==> flow/design.v <==
`timescale 1ns / 1ps
module awstm(
        pps,
        tevt,
        evt,
        rst_n,
        clk
    );
    input pps;
    input [31:0] tevt;
    output [31:0] evt;
    input rst_n;
    input clk;
    reg r_pps, r_awspps;
    reg [26:0] r_tcyc;       
    reg [26:0] r_td;         
    reg [30:0] r_awstm;      
    reg [30:0] r_tmev_next;  
    reg [31:0] r_set_tmev;  
    reg [10:0] r_tcor;       
    reg [10:0] r_tcor_max;   
    reg r_pps_lock;          
    wire evt_pps;            
    parameter [26:0] p_cyc_per_sec  = 27'd9_999;   
    parameter [26:0] p_pps_to       = 27'd14_999;  
    parameter [30:0] p_awstm_max    = 31'd99_999;   
    assign evt = r_set_tmev;
    assign evt_pps = pps & ~r_pps;
    wire [26:0] td_abs;
    wire [25:0] tmp1_td_abs;
    wire [25:0] tmp2_td_abs;
    wire [10:0] tmp_tcor_max;
    assign td_abs = (r_td[26] ? (~r_td + 17'd1): r_td);
    genvar i;
    assign tmp1_td_abs[25] = td_abs[25];  
    generate 
        for(i = 24; i >= 0; i=i-1) begin :g_tmp1_td_abs
            assign tmp1_td_abs[i] = td_abs[i+1] | td_abs[i];  
        end 
    endgenerate
    assign tmp2_td_abs[25] = tmp1_td_abs[25];
    generate
        for(i = 24; i >= 0; i=i-1) begin: g_tmp2_td_abs
            assign tmp2_td_abs[i] = tmp1_td_abs[i+1] ^ tmp1_td_abs[i];
        end
    endgenerate
    assign tmp_tcor_max[2:0] = 3'b000;
    generate 
        for(i = 0; i < 7; i=i+1) begin: g_tmp_tcor_max
            assign tmp_tcor_max[i+3] = tmp2_td_abs[25-i]; 
        end
    endgenerate
    assign tmp_tcor_max[10] = (tmp1_td_abs[20] & !tmp2_td_abs[20] ? 1'b0 : 1'b1); 
    always @(posedge clk or negedge rst_n) begin
        if(rst_n == 1'b0) begin
            r_pps <= 1'b0;
            r_awspps <= 1'b0;
            r_pps_lock <= 1'b0;
            r_tcyc <= 27'd0;
            r_td <= 27'd0;
            r_tcor <= 11'd0;
            r_tcor_max <= 11'd1024;
            r_awstm <= 31'd0;
            r_tmev_next <= 31'd0;
            r_set_tmev <= 32'd0;
        end else begin
            r_pps <= pps;
            r_tcyc <= r_tcyc + 1;
            r_tcor_max <= tmp_tcor_max;
            if(r_tcor >= r_tcor_max) begin
                r_tcor <= 10'd0;
            end else begin
                r_tcor <= r_tcor + 1;
            end
            if(r_tcyc == p_cyc_per_sec) begin
                r_awspps <= 1'b1;
            end else begin
                r_awspps <= 1'b0;
            end
            if(evt_pps) begin
                r_pps_lock <= 1'b1;
                r_tcyc <= 27'd0;
                r_td <= r_td + p_cyc_per_sec + ~r_tcyc + 27'd1;
            end else begin
                if(r_tcyc == p_pps_to) begin  
                    r_pps_lock <= 1'b0;
                    r_tcyc <= (p_pps_to - p_cyc_per_sec);     
                end                
            end
            if(r_awstm >= p_awstm_max) begin
                r_awstm <= 31'd0;
            end else begin
                if(r_tcor == r_tcor_max) begin
                    if(r_td[26]) begin  
                        r_awstm <= r_awstm;
                        r_td <= r_td + 27'd1;
                    end else begin  
                        r_awstm <= r_awstm + 31'd2;
                        r_td <= r_td - 27'd1;
                    end
                end else begin
                    r_awstm <= r_awstm + 31'd1;
                end
            end
            if(r_tmev_next == r_awstm || (r_tmev_next + 31'd1) == r_awstm) begin
                r_set_tmev <= {r_pps_lock, r_awstm};
                r_tmev_next <= r_tmev_next + tevt;
            end
            if(r_tmev_next > p_awstm_max) begin
                r_tmev_next <= r_tmev_next + ~p_awstm_max + 31'd1;
            end             
        end
    end
endmodule
======== Step by step through the tools: awstm ========
The steps from the RTL of awstm to its reports follow in flow order.
Lines are those of the file above, counted from 1.
Library cell names are shortened.
The mark n/a stands for no value.
inputs
  top module .............................. awstm
  clock ................................... clk
  library ................................. sky130hd
  timing corner ........................... tt_025C_1v80

======== Word level ========
Source: Yosys, flattened and elaborated, memories not mapped. Widths are those after wreduce. Registers that Yosys merges into a memory's read port (data or address) are not register bits. Print and check cells do not count. Equal cells are merged and count once.
bit counts
  output and inout port bits .............. 32
  input bits .............................. 35
  bits in registers ....................... 169
cells by class
  bitwise gates (word level) .............. 17
  eq/ne operators ......................... 5
  add/subtract/negate cells ............... 14
  reductions and logical operators ........ 4
  magnitude comparators ................... 3
  muxes and demuxes ....................... 16
operator list
  kind                                                                            count
  27-bit two-way mux                                                              6
  31-bit two-way mux                                                              5
  31-bit by 1-bit adder with 31-bit output with constant B                        3
  27-bit by 1-bit adder with 27-bit output with constant B                        3
  31-bit == test                                                                  2
  31-bit by 17-bit greater-or-equal comparator with 1-bit output with constant B  1
  31-bit by 17-bit greater-than comparator with 1-bit output with constant B      1
  31-bit by 2-bit adder with 31-bit output with constant B                        1
  31-bit adder                                                                    1
  31-bit adder with constant B                                                    1
  27-bit by 1-bit subtractor with 27-bit output with constant B                   1
  27-bit by 14-bit adder with 27-bit output with constant B                       1
  27-bit by 14-bit == test with 1-bit output with constant B                      1
  27-bit adder                                                                    1
  27-bit NOT                                                                      1
  26-bit by 1-bit adder with 26-bit output with constant B                        1
  26-bit NOT                                                                      1
  26-bit two-way mux                                                              1
  11-bit by 1-bit adder with 11-bit output with constant B                        1
  11-bit greater-or-equal comparator                                              1
  11-bit == test                                                                  1
  11-bit two-way mux                                                              1
  1-bit bitwise OR                                                                6
  1-bit bitwise XOR                                                               6
  2-bit nonzero test                                                              2
  3-bit != test with constant B                                                   1
  1-bit two-way mux                                                               3
  1-bit AND                                                                       2
Not listed: further kinds 3, cells in them 3.

======== Depth ========
Yosys ltp: most cells in a row. Word level: on the elaborated netlist, between registers, memories and ports. Mapped: between sequential cells and ports; inverters and the memories' decode and read muxes count.
depth
  depth after elaboration ................. 8
  ABC_AREA ................................ 0
  mapped depth ............................ 15

======== After synthesis ========
The flow's flattened synthesis, as Yosys stat reports it; memories are mapped. The netlist is that of the ABC_AREA named above (0 if unset); the other value can give another one.
cells by type
  cell type  count
  dfrtp_1    168
  ha_1       121
  xnor2_1    103
  xor2_1     81
  a21oi_1    117
  nor2_1     142
  nand2_1    120
  mux2_4     25
  o21ai_0    69
  nand3_1    62
  inv_1      78
  a21o_1     34
  nand4_1    40
  a211oi_1   29
  nor3_1     39
  clkbuf_1   46
  nor4_1     24
  and3_1     20
Not listed: further types 62, cells in them 269.
synthesis totals
  mapped area ............................. 13724.4 um2
  cells in the netlist .................... 1587
  sequential area ......................... 4230.3 um2
  flip-flop cells ......................... 169
  buffers ................................. 72

======== Path before layout ========
OpenSTA on the mapped netlist: ideal clock, no wires. The path of least setup slack (recovery checks aside). Input and output delay are each 20% of the period. Register names are those of the netlist, which keeps one name where synthesis merged equal registers.
timing post-synthesis
  path type ............................... flip-flop to flip-flop
  from .................................... register r_td[26]
  to ...................................... register r_td[25]
  time at the first pin ................... 0.000 ns
  path slack .............................. 2.388 ns
  stages .................................. 13
  delay of the path ....................... 3.612 ns
  period .................................. 6.0 ns
  arrival time ............................ 3.471 ns
  data required time ...................... 5.859 ns
  period reached after synthesis .......... 3.612 ns
"delay of the path" = arrival - input delay + setup time.
"stages": output pins that drive a net of the path, with the launching flip-flop's if there is one; two outputs of one cell count as two.
"period reached after synthesis" is the clock period less the worst setup slack; recovery checks do not enter. This is arithmetic on one report: input and output delays are still those of the set period (20% each).
The rows between start and end are the longest chain of elaborated cells between them; the timing report does not say that the signal goes this way. Where chains are equally long, one stands for them.
A line is the first line of the expression or statement that the cell stems from. Yosys adds cells for indexed reads and writes and turns some case tables into memories.
A register here has more assigning lines than the two given.
between the ends, post-synthesis
  cell sequence ........................... dfrtp_1 > clkbuf_1 > inv_1 > ha_1 > a2111oi_0 > o21a_1 > o311ai_1 > a211oi_1 > o21ai_1 > a21o_1 > a2111oi_0 > a41o_1 > a221oi_1
  length of the longest elaborated chain .. 3
ends and longest elaborated chain, post-synthesis
  element             line  text
  from (decl)         16    reg [26:0] r_td;
  from (assign)       83    r_td <= r_td + p_cyc_per_sec + ~r_tcyc + 27'd1;
  from (assign)       96    r_td <= r_td + 27'd1;
  27-bit two-way mux  94    if(r_td[26]) begin
  27-bit two-way mux  93    if(r_tcor == r_tcor_max) begin
  27-bit two-way mux  90    if(r_awstm >= p_awstm_max) begin
  to (assign)         83
  to (assign)         96
  to (decl)           16

======== Worst path after layout ========
From the final timing report of record 1: the path of least setup slack in the routed layout; clock arrival at registers is part of the times.
timing after layout
  path type ............................... input port to flip-flop
  from .................................... input tevt[5]
  to ...................................... register r_tmev_next[30]
  path slack .............................. 1.80 ns
  stages .................................. 11
  period .................................. 6.0 ns
  data required time ...................... 6.29 ns
  arrival time ............................ 4.49 ns
  time at the first pin ................... 1.20 ns
The rows between start and end are the longest chain of elaborated cells between them; the timing report does not say that the signal goes this way. Where chains are equally long, one stands for them.
A register here has more assigning lines than the two given.
between the ends, after layout
  cell sequence ........................... clkdlybuf4s50_1 > ha_1 > a2111oi_0 > a211oi_1 > nor3_1 > o31a_1 > o211ai_1 > nor2_1 > nor3_1 > a311oi_1 > o21ai_1
  length of the longest elaborated chain .. 3
ends and longest elaborated chain, after layout
  element             line  text
  from (decl)         10    input [31:0] tevt;
  31-bit adder        107   r_tmev_next <= r_tmev_next + tevt;
  31-bit two-way mux  105   if(r_tmev_next == r_awstm || (r_tmev_next + 31'd1) == r_awstm) begin
  31-bit two-way mux  109   if(r_tmev_next > p_awstm_max) begin
  to (assign)         107
  to (assign)         110   r_tmev_next <= r_tmev_next + ~p_awstm_max + 31'd1;
  to (decl)           18    reg [30:0] r_tmev_next;

## Implementation results

Below are 4 stored runs of the flow (Yosys, OpenROAD; platform sky130hd) on awstm, each with its settings and what was measured, unordered. Constraints: input delay and output delay 20% of the set period each, output load 0.01 pF.
By "achieved clock period (ns)" is meant the clock period of the run minus its worst setup slack. This is arithmetic on one report: input and output delays are still those of the set period (20% each).
"worst setup path time (ns)": the worst setup path's part of the clock period (all of it between registers, 20% less for each end at a port) less its slack. A launch clock that arrives late makes it longer, a capture clock that arrives late makes it shorter.
"finish__power__total" is the tool's figure for a default switching activity; nothing was simulated.

Flow files of record 1
==> flow/run.sh <==
#!/bin/bash
# the make line also repeats the synthesis and layout settings of config.mk as NAME=value (left out here)
make -C /OpenROAD-flow-scripts/flow DESIGN_CONFIG=/design/flow/config.mk WORK_HOME=/design/flow/orfs CLKGATE_MAP_FILE= finish
==> flow/config.mk <==
export PLATFORM = sky130hd
export DESIGN_NAME = awstm
export DESIGN_NICKNAME = awstm
export VERILOG_FILES = /design/flow/design.v
export SDC_FILE = /design/flow/constraint.sdc
export NUM_CORES = 4
export LEC_CHECK = 0
export CAP_MARGIN = 20
export CORE_MARGIN = 2
export CORE_UTILIZATION = 40
export CTS_CLUSTER_DIAMETER = 217
export MAX_ROUTING_LAYER = met4
export SLEW_MARGIN = 20
==> flow/constraint.sdc <==
create_clock -name core_clock -period 6.0 [get_ports {clk}]
set_input_delay 1.2000 -clock core_clock [delete_from_list [all_inputs] [get_ports {clk}]]
set_output_delay 1.2000 -clock core_clock [all_outputs]
set_load 0.01 [all_outputs]

report of record 1
yosys chip area after synthesis (um^2): 13724.4
finish__design__die__area: 35808.0
finish__design__instance__area__stdcell: 15343.5
finish__design__instance__utilization: 0.4553
finish__timing__setup__ws: 1.797
finish__timing__setup__tns: 0.000
finish__timing__hold__ws: 0.474
finish__power__total: 7.419e-03
achieved clock period (ns): 4.203
worst setup path time (ns): 3.00
worst setup path kind: input port to flip-flop

Flow files of record 2
==> flow/run.sh <==
#!/bin/bash
# the make line also repeats the synthesis and layout settings of config.mk as NAME=value (left out here)
make -C /OpenROAD-flow-scripts/flow DESIGN_CONFIG=/design/flow/config.mk WORK_HOME=/design/flow/orfs CLKGATE_MAP_FILE= finish
==> flow/config.mk <==
export PLATFORM = sky130hd
export DESIGN_NAME = awstm
export DESIGN_NICKNAME = awstm
export VERILOG_FILES = /design/flow/design.v
export SDC_FILE = /design/flow/constraint.sdc
export NUM_CORES = 4
export LEC_CHECK = 0
export CAP_MARGIN = 20
export CORE_MARGIN = 2
export CORE_UTILIZATION = 40
export PLACE_DENSITY = 0.6
export SLEW_MARGIN = 20
==> flow/constraint.sdc <==
create_clock -name core_clock -period 4.05 [get_ports {clk}]
set_input_delay 0.8100 -clock core_clock [delete_from_list [all_inputs] [get_ports {clk}]]
set_output_delay 0.8100 -clock core_clock [all_outputs]
set_load 0.01 [all_outputs]

report of record 2
yosys chip area after synthesis (um^2): 13724.4
finish__design__die__area: 35808.0
finish__design__instance__area__stdcell: 15523.6
finish__design__instance__utilization: 0.4606
finish__timing__setup__ws: 0.312
finish__timing__setup__tns: 0.000
finish__timing__hold__ws: 0.397
finish__power__total: 1.118e-02
achieved clock period (ns): 3.738
worst setup path time (ns): 3.74
worst setup path kind: flip-flop to flip-flop

Flow files of record 3
==> flow/run.sh <==
#!/bin/bash
# the make line also repeats the synthesis and layout settings of config.mk as NAME=value (left out here)
make -C /OpenROAD-flow-scripts/flow DESIGN_CONFIG=/design/flow/config.mk WORK_HOME=/design/flow/orfs CLKGATE_MAP_FILE= finish
==> flow/config.mk <==
export PLATFORM = sky130hd
export DESIGN_NAME = awstm
export DESIGN_NICKNAME = awstm
export VERILOG_FILES = /design/flow/design.v
export SDC_FILE = /design/flow/constraint.sdc
export NUM_CORES = 4
export LEC_CHECK = 0
export ABC_AREA = 1
export CAP_MARGIN = 20
export CELL_PAD_IN_SITES_GLOBAL_PLACEMENT = 0
export CORE_MARGIN = 7
export CORE_UTILIZATION = 43
export CTS_CLUSTER_DIAMETER = 326
export GPL_TIMING_DRIVEN = 0
export MAX_ROUTING_LAYER = met5
export SLEW_MARGIN = 0
==> flow/constraint.sdc <==
create_clock -name core_clock -period 4.35 [get_ports {clk}]
set_input_delay 0.8700 -clock core_clock [delete_from_list [all_inputs] [get_ports {clk}]]
set_output_delay 0.8700 -clock core_clock [all_outputs]
set_load 0.01 [all_outputs]

report of record 3
yosys chip area after synthesis (um^2): 15438.6
finish__design__die__area: 41404.1
finish__design__instance__area__stdcell: 17379.2
finish__design__instance__utilization: 0.4898
finish__timing__setup__ws: 0.666
finish__timing__setup__tns: 0.000
finish__timing__hold__ws: 0.393
finish__power__total: 8.698e-03
achieved clock period (ns): 3.684
worst setup path time (ns): 2.81
worst setup path kind: input port to flip-flop

Flow files of record 4
==> flow/run.sh <==
#!/bin/bash
# the make line also repeats the synthesis and layout settings of config.mk as NAME=value (left out here)
make -C /OpenROAD-flow-scripts/flow DESIGN_CONFIG=/design/flow/config.mk WORK_HOME=/design/flow/orfs CLKGATE_MAP_FILE= finish
==> flow/config.mk <==
export PLATFORM = sky130hd
export DESIGN_NAME = awstm
export DESIGN_NICKNAME = awstm
export VERILOG_FILES = /design/flow/design.v
export SDC_FILE = /design/flow/constraint.sdc
export NUM_CORES = 4
export LEC_CHECK = 0
export CAP_MARGIN = 0
export CELL_PAD_IN_SITES_GLOBAL_PLACEMENT = 2
export CORE_ASPECT_RATIO = 0.83
export CORE_MARGIN = 2
export CORE_UTILIZATION = 19
export CTS_CLUSTER_DIAMETER = 225
export GPL_ROUTABILITY_DRIVEN = 0
export MAX_ROUTING_LAYER = met4
export MIN_ROUTING_LAYER = met1
export PLACE_DENSITY_LB_ADDON = 0.28
export SETUP_SLACK_MARGIN = 0.5
export SLEW_MARGIN = 5
==> flow/constraint.sdc <==
create_clock -name core_clock -period 2.96 [get_ports {clk}]
set_input_delay 0.5920 -clock core_clock [delete_from_list [all_inputs] [get_ports {clk}]]
set_output_delay 0.5920 -clock core_clock [all_outputs]
set_load 0.01 [all_outputs]

report of record 4
yosys chip area after synthesis (um^2): 13724.4
finish__design__die__area: 74408.9
finish__design__instance__area__stdcell: 20687.3
finish__design__instance__utilization: 0.2903
finish__timing__setup__ws: -0.094
finish__timing__setup__tns: -2.886
finish__timing__hold__ws: 0.017
finish__power__total: 2.090e-02
achieved clock period (ns): 3.054
worst setup path time (ns): 3.05
worst setup path kind: flip-flop to flip-flop
